==> flow/design.v <==
module RSA_IP #(parameter WIDTH = 3) (
    IN_P, IN_Q, IN_E,
    OUT_N, OUT_D 
);
input  [WIDTH-1:0]   IN_P, IN_Q;
input  [WIDTH*2-1:0] IN_E;
output [WIDTH*2-1:0] OUT_N, OUT_D;
genvar k ; 
assign OUT_N = IN_P * IN_Q ;
wire [WIDTH*2-2:0] phi_N ;
assign phi_N = (IN_P - 1) * (IN_Q - 1) ;
wire        [WIDTH*2-2:0] r        [0:2*WIDTH-1] ;
wire signed [WIDTH*2-1:0] t        [0:2*WIDTH-1] ;
wire        [4:0]         quotient [0:2*WIDTH-1] ;
assign r[0] = phi_N ;
assign t[0] = 0 ;
assign quotient[0] = 0 ;
assign r[1] = IN_E ;
assign t[1] = 1 ;
assign quotient[1] = 0 ;
generate
	for (k=2 ; k< (2*WIDTH) ; k=k+1) begin : gen_d_level
		assign quotient[k] = r[k-2]  /  r[k-1] ; 
		assign t[k] = (r[k-1] ==1)? t[k-1]         : t[k-2]  - quotient[k] * t[k-1] ;
		assign r[k] = (r[k-1] ==1)? 1 				: r[k-2]  - quotient[k] * r[k-1] ;
	end
endgenerate
assign OUT_D =(t[(2*WIDTH)-1] > 0 ) ? t[(2*WIDTH)-1] : t[(2*WIDTH)-1] + phi_N; 
endmodule
module RSA_TOP (
    clk, rst_n, in_valid,
    in_p, in_q, in_e, in_c,
    out_valid, out_m
);
input clk, rst_n, in_valid;
input [3:0] in_p, in_q;
input [7:0] in_e, in_c;
output reg out_valid;
output reg [7:0] out_m;
parameter WIDTH = 4 ;
parameter ST_IN = 0 ;
parameter ST_OUT = 1 ;  
reg current_state  ;
reg next_state  ;
reg  [WIDTH*2-1:0] c_text , c_wait_1 ;
reg  [WIDTH-1  :0] get_p, get_q ;
reg  [WIDTH*2-1:0] get_e ;
reg  [WIDTH*2-1:0] decrypted_text  ;
reg  [WIDTH*2-1:0] decrypted_text_wait_1  ;
wire [WIDTH*2-1:0] OUT_D, OUT_N ;
reg  [WIDTH*2-1:0] private_D , private_N ;
reg  [2:0] count_number ;
reg  [2:0] count_out ; 
integer i  ;
reg count_1 ;
always@(posedge clk, negedge rst_n)
begin
	if(!rst_n)
		begin
			count_1 <= 'd0 ;
		end
	else if (current_state == ST_IN)
		begin
			if (in_valid) begin
				if(count_1 !=1) 
					count_1 <= count_1 + 'd1 ;
			end
		end
	else
		count_1 <= 'd0 ;
end	
reg [2:0] count_8 ;
always@(posedge clk, negedge rst_n)
begin
	if(!rst_n)
		begin
			count_8 <= 'd0 ;
		end
	else if (current_state == ST_IN)
		begin
			if (in_valid) begin
				count_8 <= count_8 + 'd1 ;
			end
		end
	else if (current_state == ST_OUT)
		begin
			count_8 <= count_8 + 'd1 ;
		end
	else
		count_8 <= 'd0 ;
end
always@(posedge clk, negedge rst_n)
begin
	if(!rst_n)
		begin
			get_e <='d0;
			get_p <='d0;
			get_q <='d0;
		end
	else 
		begin
			if (count_1 == 0)
				begin
					get_e <= in_e ;
					get_p <= in_p ;
					get_q <= in_q ;
				end
		end	
end
always@(posedge clk, negedge rst_n)
begin
	if(!rst_n)
		begin
				c_text <= 'd0;
		end
	else if (current_state == ST_IN)
		begin
			if(in_valid ) 
				c_text <= in_c;
		end
end
always@ (posedge clk , negedge rst_n )begin
	if (!rst_n )begin
		c_wait_1 <= 'd0 ;
	end else begin
		c_wait_1 <= c_text ;
	end
end
always@(posedge clk, negedge rst_n)
begin
	if(!rst_n)begin
			private_D <= 'd0;
			private_N <= 'd0;
	end
	else if (current_state == ST_IN)begin
			if (count_1 == 1)begin
				private_D <= OUT_D;
				private_N <= OUT_N;
			end
	end
end
RSA_IP #(.WIDTH(WIDTH)) U0 ( .IN_P(get_p) , .IN_Q(get_q) , .IN_E(get_e) , .OUT_N (OUT_N) , .OUT_D (OUT_D) )  ; 
wire [WIDTH*2-1:0] a0 , a1  ;
wire [WIDTH*4-1:0] a0_square ;
assign a0 = c_wait_1 % private_N ;	 
assign a0_square = a0*a0 ;  
assign a1 = (a0_square)  % private_N ;	 
reg [WIDTH*2-1:0] pipe_a0 , pipe_a1 ;
always@(posedge clk , negedge rst_n)begin
	if (!rst_n)begin
		pipe_a0    <= 'd0 ;
		pipe_a1    <= 'd0 ;
	end else begin
		pipe_a0 <= a0 ;
		pipe_a1 <= a1 ;
	end
end
wire [WIDTH*2-1:0] a0_a1_value ; 
reg [WIDTH*2-1:0] tmp_1_to_2 ;
wire [WIDTH*2-1:0] a2, a3 ;
wire [WIDTH*4-1:0] pipe_a1_square  ;
wire [WIDTH*4-1:0] a2_square   ;
wire [WIDTH*4-1:0] pipe_a0_mult_a1 ;
assign pipe_a1_square  = (pipe_a1 * pipe_a1) ;
assign pipe_a0_mult_a1 = (pipe_a0 * pipe_a1) ; 
assign a2_square   = (a2      * a2 ) ; 
assign a0_a1_value = (pipe_a0_mult_a1  ) % private_N ; 
assign a2          = (pipe_a1_square   ) % private_N ;
assign a3      = (a2_square    ) % private_N ; 
always@(*)begin
	if (private_D[0] == 1  && private_D[1] == 1)begin
		tmp_1_to_2 = a0_a1_value ;
	end else if (private_D[0] == 1  && private_D[1] == 0)begin
		tmp_1_to_2 = pipe_a0 ;
	end else if (private_D[0] == 0  && private_D[1] == 1)begin
		tmp_1_to_2 = pipe_a1 ;
	end else begin   
		tmp_1_to_2 = 0 ;
	end
end
reg [WIDTH*2-1:0] pipe_a3 , pipe_tmp1 , pipe_a2;
always@(posedge clk , negedge rst_n)begin
	if (!rst_n)begin
		pipe_a3    <= 'd0 ;
		pipe_tmp1  <= 'd0 ;
		pipe_a2    <= 'd0 ;
	end else begin
		pipe_tmp1  <= tmp_1_to_2 ;
		pipe_a3    <= a3 ;
		pipe_a2    <= a2 ; 
	end
end
reg [WIDTH*2-1:0] tmp_2_to_3 ;
wire [WIDTH*2-1:0] a4, a5 ;
wire [WIDTH*4-1:0] pipe_a3_square  ;
wire [WIDTH*4-1:0] tmp_a4_square   ;
assign pipe_a3_square  = (pipe_a3 * pipe_a3 ) ;
assign tmp_a4_square   = (a4  * a4  ) ;
assign a4 = (pipe_a3_square )%private_N ; 
assign a5 = (tmp_a4_square  )%private_N ;
wire [WIDTH*4-1:0] pipe_a2_a3 ;
assign pipe_a2_a3 = pipe_a2 * pipe_a3 ; 
wire [WIDTH*2-1:0] a2_a3_value ;
assign a2_a3_value = pipe_a2_a3% private_N ; 
always@(*)begin
	if (private_D[2] == 1  && private_D[3] == 1)begin
		tmp_2_to_3 = a2_a3_value ;
	end else if (private_D[2] == 1  && private_D[3] == 0)begin
		tmp_2_to_3 = pipe_a2 ;
	end else if (private_D[2] == 0  && private_D[3] == 1)begin
		tmp_2_to_3 = pipe_a3 ;
	end else begin   
		tmp_2_to_3 = 0 ;
	end
end
reg [WIDTH*2-1:0] pipe_a5 , pipe_tmp2_0 , pipe_a4 , pipe_tmp2_1 ;
reg in_valid_3 ; 
always@(posedge clk , negedge rst_n)begin
	if (!rst_n)begin
		pipe_a5        <= 'd0 ;
		pipe_a4        <= 'd0 ;
		pipe_tmp2_0    <= 'd0 ;
		pipe_tmp2_1    <= 'd0 ;
	end else begin
		pipe_a5      <= a5 ;
		pipe_a4      <= a4 ;
		pipe_tmp2_0  <= pipe_tmp1 ; 
		pipe_tmp2_1  <= tmp_2_to_3 ; 
	end
end
reg [WIDTH*2-1:0] tmp_3_to_4_0 , tmp_3_to_4_1 ;
wire [WIDTH*2-1:0] a6 ;
wire [WIDTH*4-1:0] pipe_a5_square ;
assign pipe_a5_square = (pipe_a5 * pipe_a5 ) ;
assign a6     = (pipe_a5_square)%private_N ; 
wire [WIDTH*4-1:0] pipe_a4_a5 ;
assign pipe_a4_a5  = pipe_a4 * pipe_a5 ; 
wire [WIDTH*2-1:0] a4_a5_value ;
assign a4_a5_value = pipe_a4_a5 % private_N ; 
wire [WIDTH*4-1:0] pipe_tmp0_tmp1 ;
assign pipe_tmp0_tmp1 = pipe_tmp2_0 * pipe_tmp2_1 ; 
wire [WIDTH*2-1:0] tmp0_tmp1_value ;
assign tmp0_tmp1_value = pipe_tmp0_tmp1 % private_N ; 
always@(*)begin    
	if (private_D[4] == 1  && private_D[5] == 1)begin
		tmp_3_to_4_0 = a4_a5_value ;
	end else if (private_D[4] == 1  && private_D[5] == 0)begin
		tmp_3_to_4_0 = pipe_a4 ;
	end else if (private_D[4] == 0  && private_D[5] == 1)begin
		tmp_3_to_4_0 = pipe_a5 ;
	end else begin   
		tmp_3_to_4_0 = 0 ;
	end
end
always@(*)begin
	if (pipe_tmp2_0 == 0  && pipe_tmp2_1 == 0)begin
		tmp_3_to_4_1 = 0 ;
	end else if (pipe_tmp2_0 == 0 ) begin
		tmp_3_to_4_1 = pipe_tmp2_1 ;
	end else if (pipe_tmp2_1 == 0)begin
		tmp_3_to_4_1 = pipe_tmp2_0 ;
	end else begin  
		tmp_3_to_4_1 = tmp0_tmp1_value ;
	end
end
reg [WIDTH*2-1:0] pipe_a6 , pipe_tmp3_0 , pipe_tmp3_1 ;
always@(posedge clk , negedge rst_n)begin
	if (!rst_n)begin
		pipe_a6	     <= 'd0 ;
		pipe_tmp3_0  <= 'd0 ;
	 	pipe_tmp3_1  <= 'd0 ; 
	end else begin
		pipe_a6	      <= a6 ;
		pipe_tmp3_0   <= tmp_3_to_4_0 ; 
		pipe_tmp3_1   <= tmp_3_to_4_1 ; 
	end
end
reg [WIDTH*2-1:0] tmp_4_to_5 ; 
wire [WIDTH*4-1:0] pipe_tmp3_0_tmp3_1 ;
assign pipe_tmp3_0_tmp3_1 = pipe_tmp3_0 * pipe_tmp3_1 ;
wire [WIDTH*2-1:0] tmp3_0_tmp3_1_value ;
assign  tmp3_0_tmp3_1_value = pipe_tmp3_0_tmp3_1 % private_N ; 
always@(*)begin
	if (pipe_tmp3_0 == 0  && pipe_tmp3_1 == 0)begin
		tmp_4_to_5 = 0 ;
	end else if (pipe_tmp3_0 == 0 ) begin
		tmp_4_to_5 = pipe_tmp3_1 ;
	end else if (pipe_tmp3_1 == 0)begin
		tmp_4_to_5 = pipe_tmp3_0 ;
	end else begin  
		tmp_4_to_5 = tmp3_0_tmp3_1_value ;
	end
end
reg [WIDTH*2-1:0] pipe_tmp5_0, pipe_tmp5_1 ;
always@(posedge clk , negedge rst_n)begin
	if (!rst_n)begin
		pipe_tmp5_0 <= 'd0 ;
		pipe_tmp5_1 <= 'd0 ;
	end else begin
		pipe_tmp5_0 <= pipe_a6 ;
		pipe_tmp5_1 <= tmp_4_to_5 ; 
	end
end
reg [WIDTH*2-1:0] tmp_5_to_6 ; 
wire [WIDTH*4-1:0] pipe_tmp5_0_tmp5_1 ;
assign pipe_tmp5_0_tmp5_1 = pipe_tmp5_0 * pipe_tmp5_1 ;
wire [WIDTH*2-1:0] tmp5_0_tmp5_1_value ;
assign tmp5_0_tmp5_1_value = pipe_tmp5_0_tmp5_1 % private_N ; 
always@(*)begin
	if (private_D[6] == 0  && pipe_tmp5_1 == 0)begin
		tmp_5_to_6 = 0 ;
	end else if (private_D[6] == 0 ) begin
		tmp_5_to_6 = pipe_tmp5_1 ;
	end else if (pipe_tmp5_1 == 0)begin
		tmp_5_to_6 = pipe_tmp5_0 ;
	end else begin  
		tmp_5_to_6 = tmp5_0_tmp5_1_value ;
	end
end
always@(posedge clk , negedge rst_n)begin
	if (!rst_n)begin
		decrypted_text <= 'd0 ;
	end else begin
		decrypted_text <= tmp_5_to_6 ; 
	end
end
always@(posedge clk , negedge rst_n)
begin
	if(!rst_n)
		begin
			out_valid <= 'd0; 
			out_m     <= 'd0; 
		end
	else if (current_state == ST_OUT)
		begin
			out_valid <= 'd1 ;
			out_m	  <= decrypted_text ;
		end
	else 
		begin
			out_valid <= 'd0 ;
			out_m	  <= 'd0 ;
		end
end
always@ (posedge clk , negedge rst_n)
begin
	if (!rst_n ) begin
		current_state <= ST_IN ;
	end else begin
		current_state <= next_state ;
	end
end
always@(*)begin
	case(current_state)
		ST_IN : begin
				if (count_8 == 7 )
					next_state = ST_OUT ; 
				else 
					next_state = ST_IN ; 
		end
		ST_OUT : begin
				if (count_8 == 7)
					next_state = ST_IN ;
				else 
					next_state = ST_OUT ; 
		end
		default : next_state = ST_IN ; 
	endcase
end
endmodule
---- Tool chain data of RSA_TOP ----
Module RSA_TOP before and after one edit of its RTL, step after step.
"before" refers to lines of the RTL above, "after" to lines of the edited file.
"difference" is "after" less "before", of the values as shown; "rel. change" is that difference over "before", in percent.
Library cell names are shortened.
Not given: n/a
inputs
  top ..................................... RSA_TOP
  clock port .............................. clk
  cell library ............................ sky130hd
  library corner .......................... tt_025C_1v80

---- Edit of the RTL ----
The edit as a unified diff against the file above.
The edit is scripted: it alters the design's behaviour and was not made to optimise anything.
begin of diff
@@ -38,5 +38,5 @@
 output reg out_valid;
 output reg [7:0] out_m;
-parameter WIDTH = 4 ;
+parameter WIDTH = 6 ;
 parameter ST_IN = 0 ;
 parameter ST_OUT = 1 ;  
end of diff

---- Word level ----
Source: Yosys, flattened and elaborated. Widths are those after wreduce. Registers that Yosys merges into a memory's read port (data or address) are not register bits. Print and check cells do not count. Equal cells are merged and count once.
word-level totals
  element                          before  after  difference  rel. change (%)
  bits of input ports              27      27     0           0.00
  output and inout port bits       9       9      0           0.00
  clocked read ports x word width  0       0      0           n/a
  bits in read-only memories       0       0      0           n/a
  cells after elaboration          162     194    +32         +19.75
  register bits                    180     241    +61         +33.89
  memory bits (writable)           0       0      0           n/a
  memory cells                     0       0      0           n/a
  bits in latches                  0       0      0           n/a
cells by class
  element                           before  after  difference  rel. change (%)
  shifts and indexed selects        0       0      0           n/a
  multiply operators                24      32     +8          +33.33
  add/subtract/negate cells         16      24     +8          +50.00
  bitwise operators                 8       8      0           0.00
  reductions and logical operators  20      20     0           0.00
  equality and inequality tests     7       11     +4          +57.14
  multiplexer cells                 40      48     +8          +20.00
  $lt $le $gt $ge                   1       1      0           0.00
  div/mod/pow operators             19      23     +4          +21.05
operators by type and width
  cell                                                            before  after  difference  rel. change (%)
  2-to-1 mux 12 bit                                               0       25     +25         n/a
  2-to-1 mux 8 bit                                                25      4      -21         -84.00
  remainder unit 16 x 8 -> 16 bit                                 12      0      -12         -100.00
  multiplier 8 x 8 -> 16 bit                                      12      0      -12         -100.00
  remainder unit 24 x 12 -> 24 bit                                0       12     +12         n/a
  multiplier 12 x 12 -> 24 bit                                    0       12     +12         n/a
  == test 11 x 1 -> 1 bit (second input constant)                 0       9      +9          n/a
  multiplier 5 x 12 -> 12 bit                                     0       9      +9          n/a
  2-to-1 mux 11 bit                                               0       9      +9          n/a
  divider 11 x 11 -> 11 bit                                       0       8      +8          n/a
  multiplier 5 x 11 -> 11 bit                                     0       8      +8          n/a
  subtractor 11 bit                                               0       8      +8          n/a
  subtractor 12 bit                                               0       8      +8          n/a
  divider 7 x 7 -> 7 bit                                          6       0      -6          -100.00
  == test 7 x 1 -> 1 bit (second input constant)                  6       0      -6          -100.00
  2-to-1 mux 7 bit                                                6       1      -5          -83.33
  logical NOT 8 bit                                               5       0      -5          -100.00
  multiplier 5 x 7 -> 7 bit                                       5       0      -5          -100.00
  multiplier 5 x 8 -> 8 bit                                       5       0      -5          -100.00
  subtractor 7 bit                                                5       0      -5          -100.00
  logical NOT 12 bit                                              0       5      +5          n/a
  subtractor 8 bit                                                4       0      -4          -100.00
  greater-than comparator 8 x 1 -> 1 bit (second input constant)  1       0      -1          -100.00
  remainder unit 8 x 8 -> 8 bit                                   1       0      -1          -100.00
  multiplier 32 x 32 -> 7 bit                                     1       0      -1          -100.00
  subtractor 1 x 8 -> 8 bit (first input constant)                1       0      -1          -100.00
  divider 11 x 8 -> 11 bit                                        0       1      +1          n/a
  divider 8 x 11 -> 11 bit                                        0       1      +1          n/a
Operator kinds equal on both sides are left out: 14.
The list need not be complete.

---- Depth ----
Depth = most cells in a row (Yosys ltp): at word level without a register or memory, in the mapped netlist without a sequential cell, where the memories' decode and read muxes count.
depth
  element                       before  after  difference  rel. change (%)
  word-level depth              28      44     +16         +57.14
  ABC_AREA                      0       0      n/a         n/a
  mapped depth                  428     1314   +886        +207.01
  depth with buffers taken out  405     1257   +852        +210.37

---- After synthesis ----
Source: synth_stat.txt of the flow (Yosys; design flattened, memories mapped). It holds for the ABC_AREA given above (unset counts as 0); a run with the other value may have another netlist.
synthesis totals
  element                before    after     difference  rel. change (%)
  mapped flip-flops      180       237       +57         +31.67
  sequential area (µm²)  4504.3    5930.7    +1426.4     +31.67
  synthesis area (µm²)   106363.3  232664.4  +126301.1   +118.74
  cells in the netlist   13935     31082     +17147      +123.05
  buffer cells           347       850       +503        +144.96
cells by type
  cell type  before  after  difference  rel. change (%)
  ha_1       1973    3761   +1788       +90.62
  nand2_1    1307    3063   +1756       +134.35
  nor2_1     1149    2837   +1688       +146.91
  inv_1      1091    2671   +1580       +144.82
  fa_1       527     1641   +1114       +211.39
  nor3_1     807     1893   +1086       +134.57
  o21a_1     839     1861   +1022       +121.81
  a21oi_1    665     1581   +916        +137.74
  xnor2_1    481     1110   +629        +130.77
  o21ai_0    702     1276   +574        +81.77
  o31ai_1    375     901    +526        +140.27
  clkbuf_1   303     718    +415        +136.96
  and2_1     329     695    +366        +111.25
  xor2_1     229     512    +283        +123.58
  nand3_1    173     449    +276        +159.54
  mux2_2     326     596    +270        +82.82
  or2_2      74      287    +213        +287.84
  o21bai_1   60      262    +202        +336.67
Cell types equal on both sides are left out: 10.
The list need not be complete.
By module: a second synthesis without flattening, with its own total; a netlist apart from the flattened one above.
unflattened totals
  element                                        before    after     difference  rel. change (%)
  cell total of the unflattened synthesis        14178     33734     +19556      +137.93
  area total of the unflattened synthesis (µm²)  107586.9  253824.7  +146237.8   +135.93
Each row is one instance without its submodules.
by module, before
  module             seq. area (µm²)  area (µm²)  cells  times used
  RSA_TOP            4529.3           88999.1     11697  1
  RSA_IP #(WIDTH=4)  0.0              18587.8     2481   1
by module, after
  module             seq. area (µm²)  area (µm²)  cells  times used
  RSA_TOP            6030.8           193739.6    25727  1
  RSA_IP #(WIDTH=6)  0.0              60085.1     8007   1

---- Path before layout ----
Path of least setup slack by OpenSTA after synthesis, without wires, with an ideal clock, recovery checks aside; 20% of the period is set as input and as output delay. Where synthesis merged equal registers, the netlist keeps one of their names.
timing path post-synthesis
  element                            before                 after                  difference  rel. change (%)
  kind                               reg-to-reg             reg-to-reg             n/a         n/a
  from                               register get_q[0]      register get_q[0]      n/a         n/a
  to                                 register private_D[1]  register private_D[6]  n/a         n/a
  launch time at the first pin (ns)  0.000                  0.000                  0.000       n/a
  driving pins on the path           389                    1260                   +871        +223.91
  path delay (ns)                    79.676                 231.466                +151.790    +190.51
  data arrival time (ns)             79.550                 231.329                +151.779    +190.80
  setup time (ns)                    0.126                  0.137                  +0.011      n/a
  period (ns)                        90.0                   90.0                   0.0         0.00
  path buffers                       28                     75                     +47         +167.86
  setup slack (ns)                   10.324                 -141.466               -151.790    n/a
  data required time (ns)            89.874                 89.863                 -0.011      -0.01
  synthesis period reached (ns)      79.676                 231.466                +151.790    +190.51
"path delay" = arrival - input delay + setup time.
"driving pins on the path": output pins that drive a net of the path, with the launching flip-flop's if there is one; two outputs of one cell count as two.
"synthesis period reached" = period - worst setup slack (recovery checks aside). The figure is calculated, with input and output delays left at 20% of the set period.
Between the ends stands the longest chain of elaborated cells between them, by number of cells; it is not shown to be the way that was timed. Of several equally long chains one is given.
Each line given opens the expression or statement behind the cell; cells for indexed reads and writes are added by Yosys, which also makes memories of some case tables.
on the way, post-synthesis, before
  cells stage by stage .................... dfrtp_1 clkbuf_1 inv_1 ha_1 xnor2_1 or2_2 fa_1 inv_1 ha_1 fa_1 fa_1 ha_1 a21oi_1 xnor2_1 xnor2_1 xnor2_1 ha_1 a21oi_1 [353 not listed] nand2b_1 a21oi_1 clkbuf_1 nand2b_1 fa_1 inv_1 fa_1 fa_1 inv_1 ha_1 or2_2 a21oi_1 a31oi_1 xnor3_1 mux2i_1 or4_1 clkbuf_1 a221o_1
  cells in the longest elaborated chain ... 28
  elaborated cells between the ends (all ways) .. 48
  classes of those cells .................. add/sub: 13; mul: 11; div: 6; compare: 1; eq/ne: 5; mux: 12
RTL lines, path post-synthesis, before
  element                      line  text
  from (decl)                  46    reg  [WIDTH-1  :0] get_p, get_q ;
  from (assign)                98    get_q <='d0;
  from (assign)                106   get_q <= in_q ;
  subtractor 4 x 1 -> 5 bit    11    assign phi_N = (IN_P - 1) * (IN_Q - 1) ;
  multiplier 32 x 32 -> 7 bit  11
  divider 7 x 7 -> 7 bit       23    assign quotient[k] = r[k-2] / r[k-1] ;
  multiplier 5 x 7 -> 7 bit    25    assign r[k] = (r[k-1] ==1)? 1 : r[k-2] - quotient[k] * r[k-1] ;
  subtractor 7 bit             25
  2-to-1 mux 7 bit             25
  divider 7 x 7 -> 7 bit       23
  [14 not listed]              n/a
  2-to-1 mux 7 bit             25
  divider 7 x 7 -> 7 bit       23
  multiplier 5 x 8 -> 8 bit    24    assign t[k] = (r[k-1] ==1)? t[k-1] : t[k-2] - quotient[k] * t[k-1] ;
  subtractor 8 bit             24
  2-to-1 mux 8 bit             24
  adder 7 bit                  28    assign OUT_D =(t[(2*WIDTH)-1] > 0 ) ? t[(2*WIDTH)-1] : t[(2*WIDTH)-1] + phi_N;
  2-to-1 mux 7 bit             28
  to (assign)                  132   private_D <= 'd0;
  to (assign)                  137   private_D <= OUT_D;
on the way, post-synthesis, after
  cells stage by stage .................... dfrtp_1 clkbuf_1 inv_1 ha_1 xnor2_1 nand2b_1 fa_1 inv_1 fa_1 inv_1 fa_1 inv_1 fa_1 inv_1 fa_1 xor2_1 xnor2_1 xnor2_1 [1224 not listed] fa_1 inv_1 ha_1 and3_1 a21oi_1 o21ai_0 o41a_1 nand2_1 inv_1 o21ai_0 a21oi_1 xnor2_1 xnor2_1 xnor2_1 a21oi_1 nand2_1 xnor2_1 o21ai_0
  cells in the longest elaborated chain ... 44
  elaborated cells between the ends (all ways) .. 80
  classes of those cells .................. add/sub: 21; mul: 19; div: 10; compare: 1; eq/ne: 9; mux: 20
RTL lines, path post-synthesis, after
  element                       line  text
  from (assign)                 98    get_q <='d0;
  from (assign)                 106   get_q <= in_q ;
  subtractor 4 x 1 -> 5 bit     11    assign phi_N = (IN_P - 1) * (IN_Q - 1) ;
  multiplier 32 x 32 -> 11 bit  11
  divider 11 x 8 -> 11 bit      23    assign quotient[k] = r[k-2] / r[k-1] ;
  multiplier 5 x 8 -> 11 bit    25    assign r[k] = (r[k-1] ==1)? 1 : r[k-2] - quotient[k] * r[k-1] ;
  subtractor 11 bit             25
  2-to-1 mux 11 bit             25
  divider 8 x 11 -> 11 bit      23
  [30 not listed]               n/a
  2-to-1 mux 11 bit             25
  divider 11 x 11 -> 11 bit     23
  multiplier 5 x 12 -> 12 bit   24    assign t[k] = (r[k-1] ==1)? t[k-1] : t[k-2] - quotient[k] * t[k-1] ;
  subtractor 12 bit             24
  2-to-1 mux 12 bit             24
  adder 7 bit                   28    assign OUT_D =(t[(2*WIDTH)-1] > 0 ) ? t[(2*WIDTH)-1] : t[(2*WIDTH)-1] + phi_N;
  2-to-1 mux 7 bit              28
  to (assign)                   132   private_D <= 'd0;
  to (assign)                   137   private_D <= OUT_D;

---- Path in the finished layout ----
Path of least setup slack in the final report of the runs of pair 1 (OpenROAD, finished layout, wires in). Where an end is a register, its clock arrival counts in the times.
timing path after layout
  element                            before                 after                  difference  rel. change (%)
  kind                               reg-to-reg             reg-to-reg             n/a         n/a
  from                               register get_q[0]      register get_q[1]      n/a         n/a
  to                                 register private_D[0]  register private_D[6]  n/a         n/a
  driving pins on the path           385                    1239                   +854        +221.82
  launch time at the first pin (ns)  0.55                   0.69                   +0.14       +25.45
  data arrival time (ns)             84.35                  206.07                 +121.72     +144.30
  data required time (ns)            90.44                  90.56                  +0.12       +0.13
  setup slack (ns)                   6.09                   -115.51                -121.60     n/a
  period (ns)                        90.0                   90.0                   0.0         0.00
  setup time (ns)                    0.11                   0.13                   +0.02       n/a
  path buffers                       12                     142                    +130        +1083.33
Between the ends stands the longest chain of elaborated cells between them, by number of cells; it is not shown to be the way that was timed. Of several equally long chains one is given.
on the way, after layout, before
  cells stage by stage .................... dfrtp_1 inv_1 ha_1 xnor2_1 or2_2 fa_1 inv_1 ha_1 fa_1 fa_1 ha_1 a21oi_1 xnor2_1 xnor2_1 xnor2_2 ha_1 a21oi_1 ha_1 [349 not listed] o21ai_0 nand2b_1 a21oi_2 or2_2 fa_1 inv_1 fa_1 fa_1 inv_1 ha_1 and3_1 a21oi_1 a31oi_1 xnor3_1 mux2i_1 or4_1 mux2i_1 o21ai_0
  cells in the longest elaborated chain ... 28
  elaborated cells between the ends (all ways) .. 48
  classes of those cells .................. add/sub: 13; mul: 11; div: 6; compare: 1; eq/ne: 5; mux: 12
RTL lines, path after layout, before
  element                      line  text
  from (decl)                  46    reg  [WIDTH-1  :0] get_p, get_q ;
  from (assign)                98    get_q <='d0;
  from (assign)                106   get_q <= in_q ;
  subtractor 4 x 1 -> 5 bit    11    assign phi_N = (IN_P - 1) * (IN_Q - 1) ;
  multiplier 32 x 32 -> 7 bit  11
  divider 7 x 7 -> 7 bit       23    assign quotient[k] = r[k-2] / r[k-1] ;
  multiplier 5 x 7 -> 7 bit    25    assign r[k] = (r[k-1] ==1)? 1 : r[k-2] - quotient[k] * r[k-1] ;
  subtractor 7 bit             25
  2-to-1 mux 7 bit             25
  divider 7 x 7 -> 7 bit       23
  [14 not listed]              n/a
  2-to-1 mux 7 bit             25
  divider 7 x 7 -> 7 bit       23
  multiplier 5 x 8 -> 8 bit    24    assign t[k] = (r[k-1] ==1)? t[k-1] : t[k-2] - quotient[k] * t[k-1] ;
  subtractor 8 bit             24
  2-to-1 mux 8 bit             24
  adder 7 bit                  28    assign OUT_D =(t[(2*WIDTH)-1] > 0 ) ? t[(2*WIDTH)-1] : t[(2*WIDTH)-1] + phi_N;
  2-to-1 mux 7 bit             28
  to (assign)                  132   private_D <= 'd0;
  to (assign)                  137   private_D <= OUT_D;
on the way, after layout, after
  cells stage by stage .................... dfrtp_2 inv_2 ha_4 xnor2_4 nand2b_4 fa_1 inv_2 fa_1 inv_1 fa_1 inv_1 fa_1 inv_1 fa_2 xor2_2 xnor2_1 xnor2_1 xnor2_1 [1203 not listed] inv_1 ha_4 and3_1 a21oi_2 o21ai_2 o41a_1 nand2_2 inv_2 o21ai_2 a21oi_2 xnor2_2 xnor2_1 xnor2_1 a21oi_2 buf_6 nand2_1 xnor2_1 o21ai_1
  cells in the longest elaborated chain ... 44
  elaborated cells between the ends (all ways) .. 80
  classes of those cells .................. add/sub: 21; mul: 19; div: 10; compare: 1; eq/ne: 9; mux: 20
RTL lines, path after layout, after
  element                       line  text
  from (assign)                 98    get_q <='d0;
  from (assign)                 106   get_q <= in_q ;
  subtractor 4 x 1 -> 5 bit     11    assign phi_N = (IN_P - 1) * (IN_Q - 1) ;
  multiplier 32 x 32 -> 11 bit  11
  divider 11 x 8 -> 11 bit      23    assign quotient[k] = r[k-2] / r[k-1] ;
  multiplier 5 x 8 -> 11 bit    25    assign r[k] = (r[k-1] ==1)? 1 : r[k-2] - quotient[k] * r[k-1] ;
  subtractor 11 bit             25
  2-to-1 mux 11 bit             25
  divider 8 x 11 -> 11 bit      23
  [30 not listed]               n/a
  2-to-1 mux 11 bit             25
  divider 11 x 11 -> 11 bit     23
  multiplier 5 x 12 -> 12 bit   24    assign t[k] = (r[k-1] ==1)? t[k-1] : t[k-2] - quotient[k] * t[k-1] ;
  subtractor 12 bit             24
  2-to-1 mux 12 bit             24
  adder 7 bit                   28    assign OUT_D =(t[(2*WIDTH)-1] > 0 ) ? t[(2*WIDTH)-1] : t[(2*WIDTH)-1] + phi_N;
  2-to-1 mux 7 bit              28
  to (assign)                   132   private_D <= 'd0;
  to (assign)                   137   private_D <= OUT_D;

---- Flow runs ----
Both versions went through the flow (Yosys, OpenROAD) with the same settings in each pair. Constraints: input delay and output delay 20% of the set period each, output load 0.01 pF.
settings, pair 1
  CORE_UTILIZATION ........................ 40
  period_ns ............................... 90.0
  CAP_MARGIN .............................. 20
  CORE_MARGIN ............................. 2
  SLEW_MARGIN ............................. 20
results, pair 1
  element                                 before    after      difference  rel. change (%)
  mapped cell area after synthesis (µm²)  106363.3  232664.4   +126301.1   +118.74
  worst-case hold slack (ns)              0.353     0.343      -0.010      n/a
  smallest setup slack (ns)               6.089     -115.514   -121.603    n/a
  post-route setup TNS (ns)               0.000     -1334.160  -1334.160   n/a
  utilization after layout (%)            42.2      51.9       +9.7        n/a
  overall die area (µm²)                  270047.0  587775.0   +317728.0   +117.66
  reached clock period (ns)               83.911    205.514    +121.603    +144.92
  standard-cell area after layout (µm²)   111798.0  301539.0   +189741.0   +169.72
"reached clock period" = clock period - worst setup slack. The figure is calculated, with input and output delays left at 20% of the set period.
